==> flow/design.v <==
module yuv_to_rgb (
input            clk             ,  
input            rst_n           ,  
input            start_conversion,  
input      [7:0] y               , 
input      [7:0] u               ,
input      [7:0] v               ,
output reg [7:0] r               , 
output reg [7:0] g               , 
output reg [7:0] b               ,
output reg       pixel_ready        
);
parameter signed [15:0] C_1_402 = 16'h059C;   
parameter signed [15:0] C_0_344 = 16'h0160;   
parameter signed [15:0] C_0_714 = 16'h02DB;   
parameter signed [15:0] C_1_772 = 16'h0716;   
wire signed [15:0] y_s;
wire signed [15:0] u_s;
wire signed [15:0] v_s;
wire signed [31:0] r_temp;
wire signed [31:0] g_temp;
wire signed [31:0] b_temp;
assign y_s = y;
assign u_s = u - 128;   
assign v_s = v - 128;   
assign r_temp = y_s + ((v_s * C_1_402) >>> 10);
assign g_temp = y_s - ((u_s * C_0_344) >>> 10) - ((v_s * C_0_714) >>> 10);
assign b_temp = y_s + ((u_s * C_1_772) >>> 10);
always @(posedge clk or negedge rst_n)	
	if (~rst_n)	            r <= 8'h00; else
	if (start_conversion) begin	
		if (r_temp < 0)	    r <= 8'h00; else
		if (r_temp > 255) 	r <= 8'hFF; else
											    r <= r_temp[7:0];
	end
always @(posedge clk or negedge rst_n)	
	if (~rst_n)	            g <= 8'h00; else
	if (start_conversion) begin	
		if (g_temp < 0)	    g <= 8'h00; else
		if (g_temp > 255) 	g <= 8'hFF; else
											    g <= g_temp[7:0];
	end
always @(posedge clk or negedge rst_n)	
	if (~rst_n)	            b <= 8'h00; else
	if (start_conversion) begin	
		if (b_temp < 0)	    b <= 8'h00; else
		if (b_temp > 255) 	b <= 8'hFF; else
											    b <= b_temp[7:0];
	end
always @(posedge clk or negedge rst_n)
	if (~rst_n)     	        pixel_ready <= 1'b0; else
	if (pixel_ready)          pixel_ready <= 1'b0; else
	if (start_conversion)	    pixel_ready <= 1'b1;
endmodule
module yuv422_to_rgb (
input             pclk               ,  
input             presetn            ,  
input      [31:0] paddr              ,  
input      [31:0] pwdata             ,  
output reg [31:0] prdata             ,  
input         	  pwrite             ,  
input         	  psel               ,  
input         	  penable            , 
output            pslverr            ,  
output            pready             ,  
output reg        irq                ,  
output reg [95:0] rgb_out               
);
localparam IDLE    = 3'd0;
localparam LOAD    = 3'd1;
localparam CONVERT = 3'd2;
reg  [7:0] yuv_mem [0:7];     
reg  [7:0] y0;                
reg  [7:0] u0;                
reg  [7:0] y1;                
reg  [7:0] v0;                
reg  [7:0] y2;                
reg  [7:0] u1;                
reg  [7:0] y3;                
reg  [7:0] v1;                
wire [7:0] r0;                
wire [7:0] g0;                
wire [7:0] b0;                
wire [7:0] r1;                
wire [7:0] g1;                
wire [7:0] b1;                
wire [7:0] r2;                
wire [7:0] g2;                
wire [7:0] b2;                
wire [7:0] r3;                
wire [7:0] g3;                
wire [7:0] b3;                
reg        cnt_writes;        
reg  [2:0] state;             
reg        start_conversion;  
wire [3:0] result_ready;      
yuv_to_rgb conv0 (.clk(pclk), .rst_n(presetn), .start_conversion(start_conversion), .y(y0), .u(u0), .v(v0), .r(r0), .g(g0), .b(b0), .pixel_ready(result_ready[0]));
yuv_to_rgb conv1 (.clk(pclk), .rst_n(presetn), .start_conversion(start_conversion), .y(y1), .u(u0), .v(v0), .r(r1), .g(g1), .b(b1), .pixel_ready(result_ready[1]));
yuv_to_rgb conv2 (.clk(pclk), .rst_n(presetn), .start_conversion(start_conversion), .y(y2), .u(u1), .v(v1), .r(r2), .g(g2), .b(b2), .pixel_ready(result_ready[2]));
yuv_to_rgb conv3 (.clk(pclk), .rst_n(presetn), .start_conversion(start_conversion), .y(y3), .u(u1), .v(v1), .r(r3), .g(g3), .b(b3), .pixel_ready(result_ready[3]));
assign pready  = 1'b1;
assign pslverr = 1'b0;
always @(posedge pclk or negedge presetn)
	if (~presetn)	prdata <= 32'd0; else
	if (psel & ~penable & ~pwrite)	
		case(paddr[7:0])
			8'h20: prdata <= (state == IDLE) ? {32'hFFFFFFFF} : {32'd0};
			8'h30: prdata <= {rgb_out[95:72], 8'd0};   
			8'h34: prdata <= {rgb_out[71:48], 8'd0};   
			8'h38: prdata <= {rgb_out[47:24], 8'd0};   
			8'h3c: prdata <= {rgb_out[23:0], 8'd0};   
		endcase           
always @(posedge pclk or negedge presetn)
	if (~presetn)	                        cnt_writes <= 'd0; else
	if (psel & penable & pready & pwrite)	cnt_writes <= cnt_writes + 'd1;
always @(posedge pclk or negedge presetn)
	if (~presetn)	                                     start_conversion <= 1'b0; else
	if (start_conversion)                              start_conversion <= 1'b0; else
	if (psel & penable & pready & pwrite & cnt_writes) start_conversion <= 1'b1;
always @(posedge pclk or negedge presetn)
	if (~presetn)      	irq <= 1'b0; else
	if (irq)					  irq <= 1'b0; else
	if (&result_ready)	irq <= 1'b1;
always @(posedge pclk or negedge presetn)
	if (~presetn)	                                                  state <= IDLE; else
	case(state)
		IDLE    : if (psel & ~penable & pwrite)                       state <= LOAD;     
		LOAD    : if (psel & penable & pready & pwrite & cnt_writes)  state <= CONVERT;  
		CONVERT : if (&result_ready)                                  state <= IDLE;     
	endcase
always @(posedge pclk or negedge presetn)
	if (~presetn) begin	yuv_mem[0] <= 8'd0;
	                    yuv_mem[1] <= 8'd0;
	                    yuv_mem[2] <= 8'd0;
	                    yuv_mem[3] <= 8'd0;
	                    yuv_mem[4] <= 8'd0;
	                    yuv_mem[5] <= 8'd0;
	                    yuv_mem[6] <= 8'd0;
	                    yuv_mem[7] <= 8'd0; end else
	if (psel & pwrite & ~penable) 
		case (paddr[7:0])                               
      8'h10: begin yuv_mem[0] <= pwdata[7:0];           
									 yuv_mem[1] <= pwdata[15:8];          
									 yuv_mem[2] <= pwdata[23:16];         
									 yuv_mem[3] <= pwdata[31:24]; end     
      8'h14: begin yuv_mem[4] <= pwdata[7:0];           
                   yuv_mem[5] <= pwdata[15:8];          
                   yuv_mem[6] <= pwdata[23:16];         
                   yuv_mem[7] <= pwdata[31:24]; end     
    endcase
always @(posedge pclk or negedge presetn)
	if (~presetn)	            rgb_out <= 96'd0; else
	if (&result_ready)	      rgb_out <= {r0, g0, b0, r1, g1, b1, r2, g2, b2, r3, g3, b3};  
always @(posedge pclk or negedge presetn)
	if (~presetn)	                    y0 <= 'd0; else
	if ((state == LOAD) & cnt_writes) y0 <= yuv_mem[0];
always @(posedge pclk or negedge presetn)
	if (~presetn)	                    u0 <= 'd0; else
	if ((state == LOAD) & cnt_writes) u0 <= yuv_mem[1];
always @(posedge pclk or negedge presetn)
	if (~presetn)	                    y1 <= 'd0; else
	if ((state == LOAD) & cnt_writes) y1 <= yuv_mem[2];
always @(posedge pclk or negedge presetn)
	if (~presetn)	                    v0 <= 'd0; else
	if ((state == LOAD) & cnt_writes) v0 <= yuv_mem[3];
always @(posedge pclk or negedge presetn)
	if (~presetn)	                    y2 <= 'd0; else
	if ((state == LOAD) & cnt_writes) y2 <= yuv_mem[4];
always @(posedge pclk or negedge presetn)
	if (~presetn)	                    u1 <= 'd0; else
	if ((state == LOAD) & cnt_writes) u1 <= yuv_mem[5];
always @(posedge pclk or negedge presetn)
	if (~presetn)	                    y3 <= 'd0; else
	if ((state == LOAD) & cnt_writes) y3 <= yuv_mem[6];
always @(posedge pclk or negedge presetn)
	if (~presetn)	                    v1 <= 'd0; else
	if ((state == LOAD) & cnt_writes) v1 <= yuv_mem[7];
endmodule
---- From RTL to reports: yuv422_to_rgb ----
What the tools print for yuv422_to_rgb, step after step.
Lines are those of the file above, counted from 1.
Operators: Yosys type, input widths -> output width; for muxes data width and select width s.
Library cell names are shortened.
The mark n/a stands for no value.
design
  top module .............................. yuv422_to_rgb
  clock port .............................. pclk
  library ................................. sky130hd
  corner .................................. tt_025C_1v80

---- Word-level counts ----
Yosys after proc, flatten, opt, wreduce and memory -nomap, before mapping. Print and check cells are not counted. Equal cells are merged and count once.
storage and ports
  bits in registers ....................... 362
  bits in latches ......................... 0
  memory bits (writable) .................. 0
  ROM bits ................................ 0
  word width x clocked read ports ......... 0
  memories ................................ 0
  bits of input ports ..................... 69
  output and inout bits ................... 131
  cells after elaboration ................. 161
operators by class
  add/subtract/negate cells ............... 21
  multiply operators ...................... 8
  divide/modulo/power cells ............... 0
  order comparisons ....................... 24
  equal/unequal tests ..................... 12
  shift-type cells ........................ 0
  mux-type cells .......................... 39
  bitwise gates (word level) .............. 11
  reduce/logical cells .................... 8
operators with widths
  operator               count
  $mul 9x11->20 const B  4
  $lt 32x1->1 const B    12
  $gt 32x9->1 const B    12
  $mul 9x10->19 const B  2
  $mux 8                 24
  $pmux 32 s5            1
  $mul 9x5->14 const B   2
  $add 9x11->12          8
  $sub 10x10->11         4
  $eq 8x6->1 const B     5
  $sub 9x9->10           4
  $sub 8x8->9 const B    4
  $mux 32                1
  $eq 8x5->1 const B     2
  $and 1x1->1            9
  $pmux 3 s3             1
  $mux 3                 3
  $mux 1                 9
  $reduce_and 4->1       2
  $ne 2x2->1 const B     3
  $reduce_and 2->1       3
  $reduce_bool 5->1      1
  $eq 3x1->1 const B     1
  $eq 3x2->1 const B     1
  $logic_not 3->1        1
  $reduce_bool 3->1      1
  $not 1->1              2
  $add 1x1->1 const B    1

---- Logic depth ----
Yosys ltp: most cells in a row. Word level: on the elaborated netlist, between registers, memories and ports. Mapped: between sequential cells and ports; inverters and the memories' decode and read muxes count.
depth
  depth in word-level cells ............... 7
  ABC_AREA ................................ 0
  gate-level depth with buffers ........... 31
  depth with buffers taken out ............ 30

---- Mapped cells and area ----
The flow's flattened synthesis, as Yosys stat reports it; memories are mapped. The netlist is that of the ABC_AREA named above (0 if unset); the other value can give another one.
The area totals of this step are shown rounded.
mapped netlist
  mapped cells ............................ 2765
  cell area after synthesis ............... 30000 sq um
  sequential part of the area ............. 8900 sq um
  flip-flop cells ......................... 355
  buffers ................................. 70
cell types
  type      count  area in all (sq um)
  dfrtp_1   354    8.86E+03
  ha_1      462    5.78E+03
  fa_1      154    3.08E+03
  mux2_2    217    2.44E+03
  inv_1     404    1.52E+03
  xnor2_1   90     788.256
  xor2_1    63     551.779
  nor2_1    145    544.272
  mux4_2    24     540.518
  a21oi_1   96     480.461
  a21o_1    62     465.446
  o21ai_0   88     440.422
  nand2_1   94     352.838
  o221a_2   24     270.259
  nor2b_1   32     200.192
  a22oi_1   25     187.68
  clkbuf_1  49     183.926
  nor3_1    36     180.173
Other cell types: 76; their cells: 346.
The figures by module come from a second, unflattened synthesis with its own total; it is not the netlist above.
unflattened totals
  cell total of the unflattened synthesis .. 4103
  area total of the unflattened synthesis .. 42000 sq um
Each row is one instance without its submodules.
by module
  module         times used  cells  area (sq um)  sequential area (sq um)
  yuv_to_rgb     4           862    7900          630
  yuv422_to_rgb  1           655    10000         6400

---- Timing after synthesis ----
Source: OpenSTA report_checks on the synthesized netlist (no wires, ideal clock, input and output delay 20% of the period each), path of least setup slack; recovery checks are left aside. Register names are those of the netlist, which keeps one name where synthesis merged equal registers.
path post-synthesis
  path kind ............................... reg-to-reg
  start ................................... register v1[7]
  end ..................................... register conv2.g[0]
  clock period ............................ 9.0 ns
  setup time .............................. 0.123 ns
  time at the first pin ................... 0.000 ns
  data arrival time ....................... 7.139 ns
  slack ................................... 1.739 ns
  path delay .............................. 7.262 ns
  stages .................................. 29
  path buffers ............................ 1
  synthesis period reached ................ 7.261 ns
"path delay" = arrival - input delay + setup time.
"stages": output pins that drive a net of the path, with the launching flip-flop's if there is one; two outputs of one cell count as two.
"synthesis period reached" = period - worst setup slack (recovery checks aside). The figure is calculated, with input and output delays left at 20% of the set period.
Between the ends stands the longest chain of elaborated cells between them, by number of cells; it is not shown to be the way that was timed. Of several equally long chains one is given.
A line is the first line of the expression or statement that the cell stems from. Yosys adds cells for indexed reads and writes and turns some case tables into memories.
A register here has more assigning lines than the two given.
on the way, post-synthesis
  path through ............................ dfrtp_1 > clkbuf_1 > inv_1 > ha_1 > inv_1 > ha_1 > inv_1 > fa_1 > inv_1 > fa_1 > inv_1 > fa_1 > inv_1 > ha_1 > a21o_1 > a31o_1 > a41o_1 > o41a_1 > xor2_1 > fa_1 > inv_1 > ha_1 > or2_2 > a21oi_1 > a21oi_1 > or2_2 > a21oi_1 > o211ai_1 > o221a_2
  cells in the longest elaborated chain ... 6
  elaborated cells between the ends (all ways) .. 7
  RTL lines with such cells ............... 4
RTL lines, path post-synthesis
  element         RTL line  source
  from (decl)     80        reg  [7:0] v1;
  from (assign)   176       if (~presetn) v1 <= 'd0; else
  from (assign)   177       if ((state == LOAD) & cnt_writes) v1 <= yuv_mem[7];
  $sub 8x8->9     25        assign v_s = v - 128;
  $mul 9x11->20   27        assign g_temp = y_s - ((u_s * C_0_344) >>> 10) - ((v_s * C_0_714) >>> 10);
  $sub 10x10->11  27
  $gt 32x9->1     40        if (g_temp > 255) g <= 8'hFF; else
  $mux 8          40
  $mux 8          39        if (g_temp < 0) g <= 8'h00; else
  to (assign)     39
  to (assign)     41        g <= g_temp[7:0];
  to (decl)       9         output reg [7:0] g               ,

---- Worst path after layout ----
From the final timing report of entry A: the path of least setup slack in the routed layout; clock arrival at registers is part of the times.
path after layout
  path kind ............................... reg-to-reg
  start ................................... register v0[1]
  end ..................................... register conv1.g[2]
  clock period ............................ 13.8 ns
  setup time .............................. 0.16 ns
  time at the first pin ................... 0.58 ns
  data arrival time ....................... 8.47 ns
  slack ................................... 5.75 ns
  stages .................................. 29
  path buffers ............................ 0
Between the ends stands the longest chain of elaborated cells between them, by number of cells; it is not shown to be the way that was timed. Of several equally long chains one is given.
A register here has more assigning lines than the two given.
on the way, after layout
  path through ............................ dfrtp_1 > inv_1 > ha_1 > fa_1 > inv_1 > ha_1 > fa_1 > ha_1 > ha_1 > and4bb_1 > a31o_1 > a21o_1 > a21o_1 > a31o_1 > a21oi_1 > xnor2_1 > inv_1 > fa_1 > ha_1 > a21o_1 > a21oi_1 > o21ai_0 > a21oi_1 > nor2_1 > a211oi_2 > xor2_1 > a2bb2oi_1 > a211oi_2 > a211oi_1
  cells in the longest elaborated chain ... 6
  elaborated cells between the ends (all ways) .. 7
  RTL lines with such cells ............... 4
RTL lines, path after layout
  element         RTL line  source
  from (decl)     76        reg  [7:0] v0;
  from (assign)   164       if (~presetn) v0 <= 'd0; else
  from (assign)   165       if ((state == LOAD) & cnt_writes) v0 <= yuv_mem[3];
  $sub 8x8->9     25        assign v_s = v - 128;
  $mul 9x11->20   27        assign g_temp = y_s - ((u_s * C_0_344) >>> 10) - ((v_s * C_0_714) >>> 10);
  $sub 10x10->11  27
  $gt 32x9->1     40        if (g_temp > 255) g <= 8'hFF; else
  $mux 8          40
  $mux 8          39        if (g_temp < 0) g <= 8'h00; else
  to (assign)     39
  to (assign)     41        g <= g_temp[7:0];
  to (decl)       9         output reg [7:0] g               ,

FLOW RESULTS
============

Measured results for yuv422_to_rgb: 3 stored runs of the Yosys and OpenROAD flow on sky130hd. The settings differ; the order carries no meaning. The constraints put input and output delay at 20% of the set period each and load the outputs with 0.01 pF.
"clock period reached": clock period set for the run, less the worst setup slack. It is reckoned from that one timing run; input and output delays stay at 20% of the period that was set.
By "critical setup path time" is meant the share of the clock period that the worst setup path is allowed (20% is reserved at inputs, 20% at outputs), minus its slack. Clock arrival times at its registers enter into it.
The measured numbers are rounded.

======== entry A ========
==> flow/run.sh <==
#!/bin/bash
# the make line also repeats the synthesis and layout settings of config.mk as NAME=value (left out here)
make -C /OpenROAD-flow-scripts/flow DESIGN_CONFIG=/design/flow/config.mk WORK_HOME=/design/flow/orfs CLKGATE_MAP_FILE= finish
==> flow/config.mk <==
export PLATFORM = sky130hd
export DESIGN_NAME = yuv422_to_rgb
export DESIGN_NICKNAME = yuv422_to_rgb
export VERILOG_FILES = /design/flow/design.v
export SDC_FILE = /design/flow/constraint.sdc
export NUM_CORES = 4
export LEC_CHECK = 0
export CAP_MARGIN = 0
export CELL_PAD_IN_SITES_GLOBAL_PLACEMENT = 2
export CORE_MARGIN = 7
export CORE_UTILIZATION = 24
export CTS_CLUSTER_SIZE = 17
export GPL_ROUTABILITY_DRIVEN = 0
export GPL_TIMING_DRIVEN = 1
export SETUP_SLACK_MARGIN = -0.88
export SLEW_MARGIN = 0
==> flow/constraint.sdc <==
create_clock -name core_clock -period 13.8 [get_ports {pclk}]
set_input_delay 2.7600 -clock core_clock [delete_from_list [all_inputs] [get_ports {pclk}]]
set_output_delay 2.7600 -clock core_clock [all_outputs]
set_load 0.01 [all_outputs]

-------- measured, entry A --------
  chip area in the Yosys report ........... 30000 sq um
  die outline area ........................ 130000 sq um
  standard-cell area after routing ........ 35000 sq um
  post-route utilization .................. 0.28
  setup slack of the worst path ........... 5.7 ns
  setup total negative slack .............. 0.000 ns
  worst-case hold slack ................... 0.42 ns
  clock period reached .................... 8.052 ns
  critical setup path time ................ 8.05 ns
  class of the worst setup path ........... reg-to-reg

======== entry B ========
==> flow/run.sh <==
#!/bin/bash
# the make line also repeats the synthesis and layout settings of config.mk as NAME=value (left out here)
make -C /OpenROAD-flow-scripts/flow DESIGN_CONFIG=/design/flow/config.mk WORK_HOME=/design/flow/orfs CLKGATE_MAP_FILE= finish
==> flow/config.mk <==
export PLATFORM = sky130hd
export DESIGN_NAME = yuv422_to_rgb
export DESIGN_NICKNAME = yuv422_to_rgb
export VERILOG_FILES = /design/flow/design.v
export SDC_FILE = /design/flow/constraint.sdc
export NUM_CORES = 4
export LEC_CHECK = 0
export ABC_AREA = 1
export CAP_MARGIN = 0
export CELL_PAD_IN_SITES_GLOBAL_PLACEMENT = 2
export CORE_MARGIN = 7
export CORE_UTILIZATION = 18
export CTS_CLUSTER_SIZE = 17
export GPL_ROUTABILITY_DRIVEN = 0
export GPL_TIMING_DRIVEN = 1
export PLACE_DENSITY_LB_ADDON = 0.2
export SETUP_SLACK_MARGIN = -0.88
export SLEW_MARGIN = 0
==> flow/constraint.sdc <==
create_clock -name core_clock -period 13.8 [get_ports {pclk}]
set_input_delay 2.7600 -clock core_clock [delete_from_list [all_inputs] [get_ports {pclk}]]
set_output_delay 2.7600 -clock core_clock [all_outputs]
set_load 0.01 [all_outputs]

-------- measured, entry B --------
  chip area in the Yosys report ........... 31000 sq um
  die outline area ........................ 180000 sq um
  standard-cell area after routing ........ 37000 sq um
  post-route utilization .................. 0.22
  setup slack of the worst path ........... 5.8 ns
  setup total negative slack .............. 0.000 ns
  worst-case hold slack ................... 0.42 ns
  clock period reached .................... 8.007 ns
  critical setup path time ................ 8.01 ns
  class of the worst setup path ........... reg-to-reg

======== entry C ========
==> flow/run.sh <==
#!/bin/bash
# the make line also repeats the synthesis and layout settings of config.mk as NAME=value (left out here)
make -C /OpenROAD-flow-scripts/flow DESIGN_CONFIG=/design/flow/config.mk WORK_HOME=/design/flow/orfs CLKGATE_MAP_FILE= finish
==> flow/config.mk <==
export PLATFORM = sky130hd
export DESIGN_NAME = yuv422_to_rgb
export DESIGN_NICKNAME = yuv422_to_rgb
export VERILOG_FILES = /design/flow/design.v
export SDC_FILE = /design/flow/constraint.sdc
export NUM_CORES = 4
export LEC_CHECK = 0
export CAP_MARGIN = 20
export CORE_MARGIN = 2
export CORE_UTILIZATION = 40
export SLEW_MARGIN = 20
==> flow/constraint.sdc <==
create_clock -name core_clock -period 9.0 [get_ports {pclk}]
set_input_delay 1.8000 -clock core_clock [delete_from_list [all_inputs] [get_ports {pclk}]]
set_output_delay 1.8000 -clock core_clock [all_outputs]
set_load 0.01 [all_outputs]

-------- measured, entry C --------
  chip area in the Yosys report ........... 30000 sq um
  die outline area ........................ 76000 sq um
  standard-cell area after routing ........ 34000 sq um
  post-route utilization .................. 0.46
  setup slack of the worst path ........... 0.99 ns
  setup total negative slack .............. 0.000 ns
  worst-case hold slack ................... 0.43 ns
  clock period reached .................... 8.007 ns
  critical setup path time ................ 8.01 ns
  class of the worst setup path ........... reg-to-reg
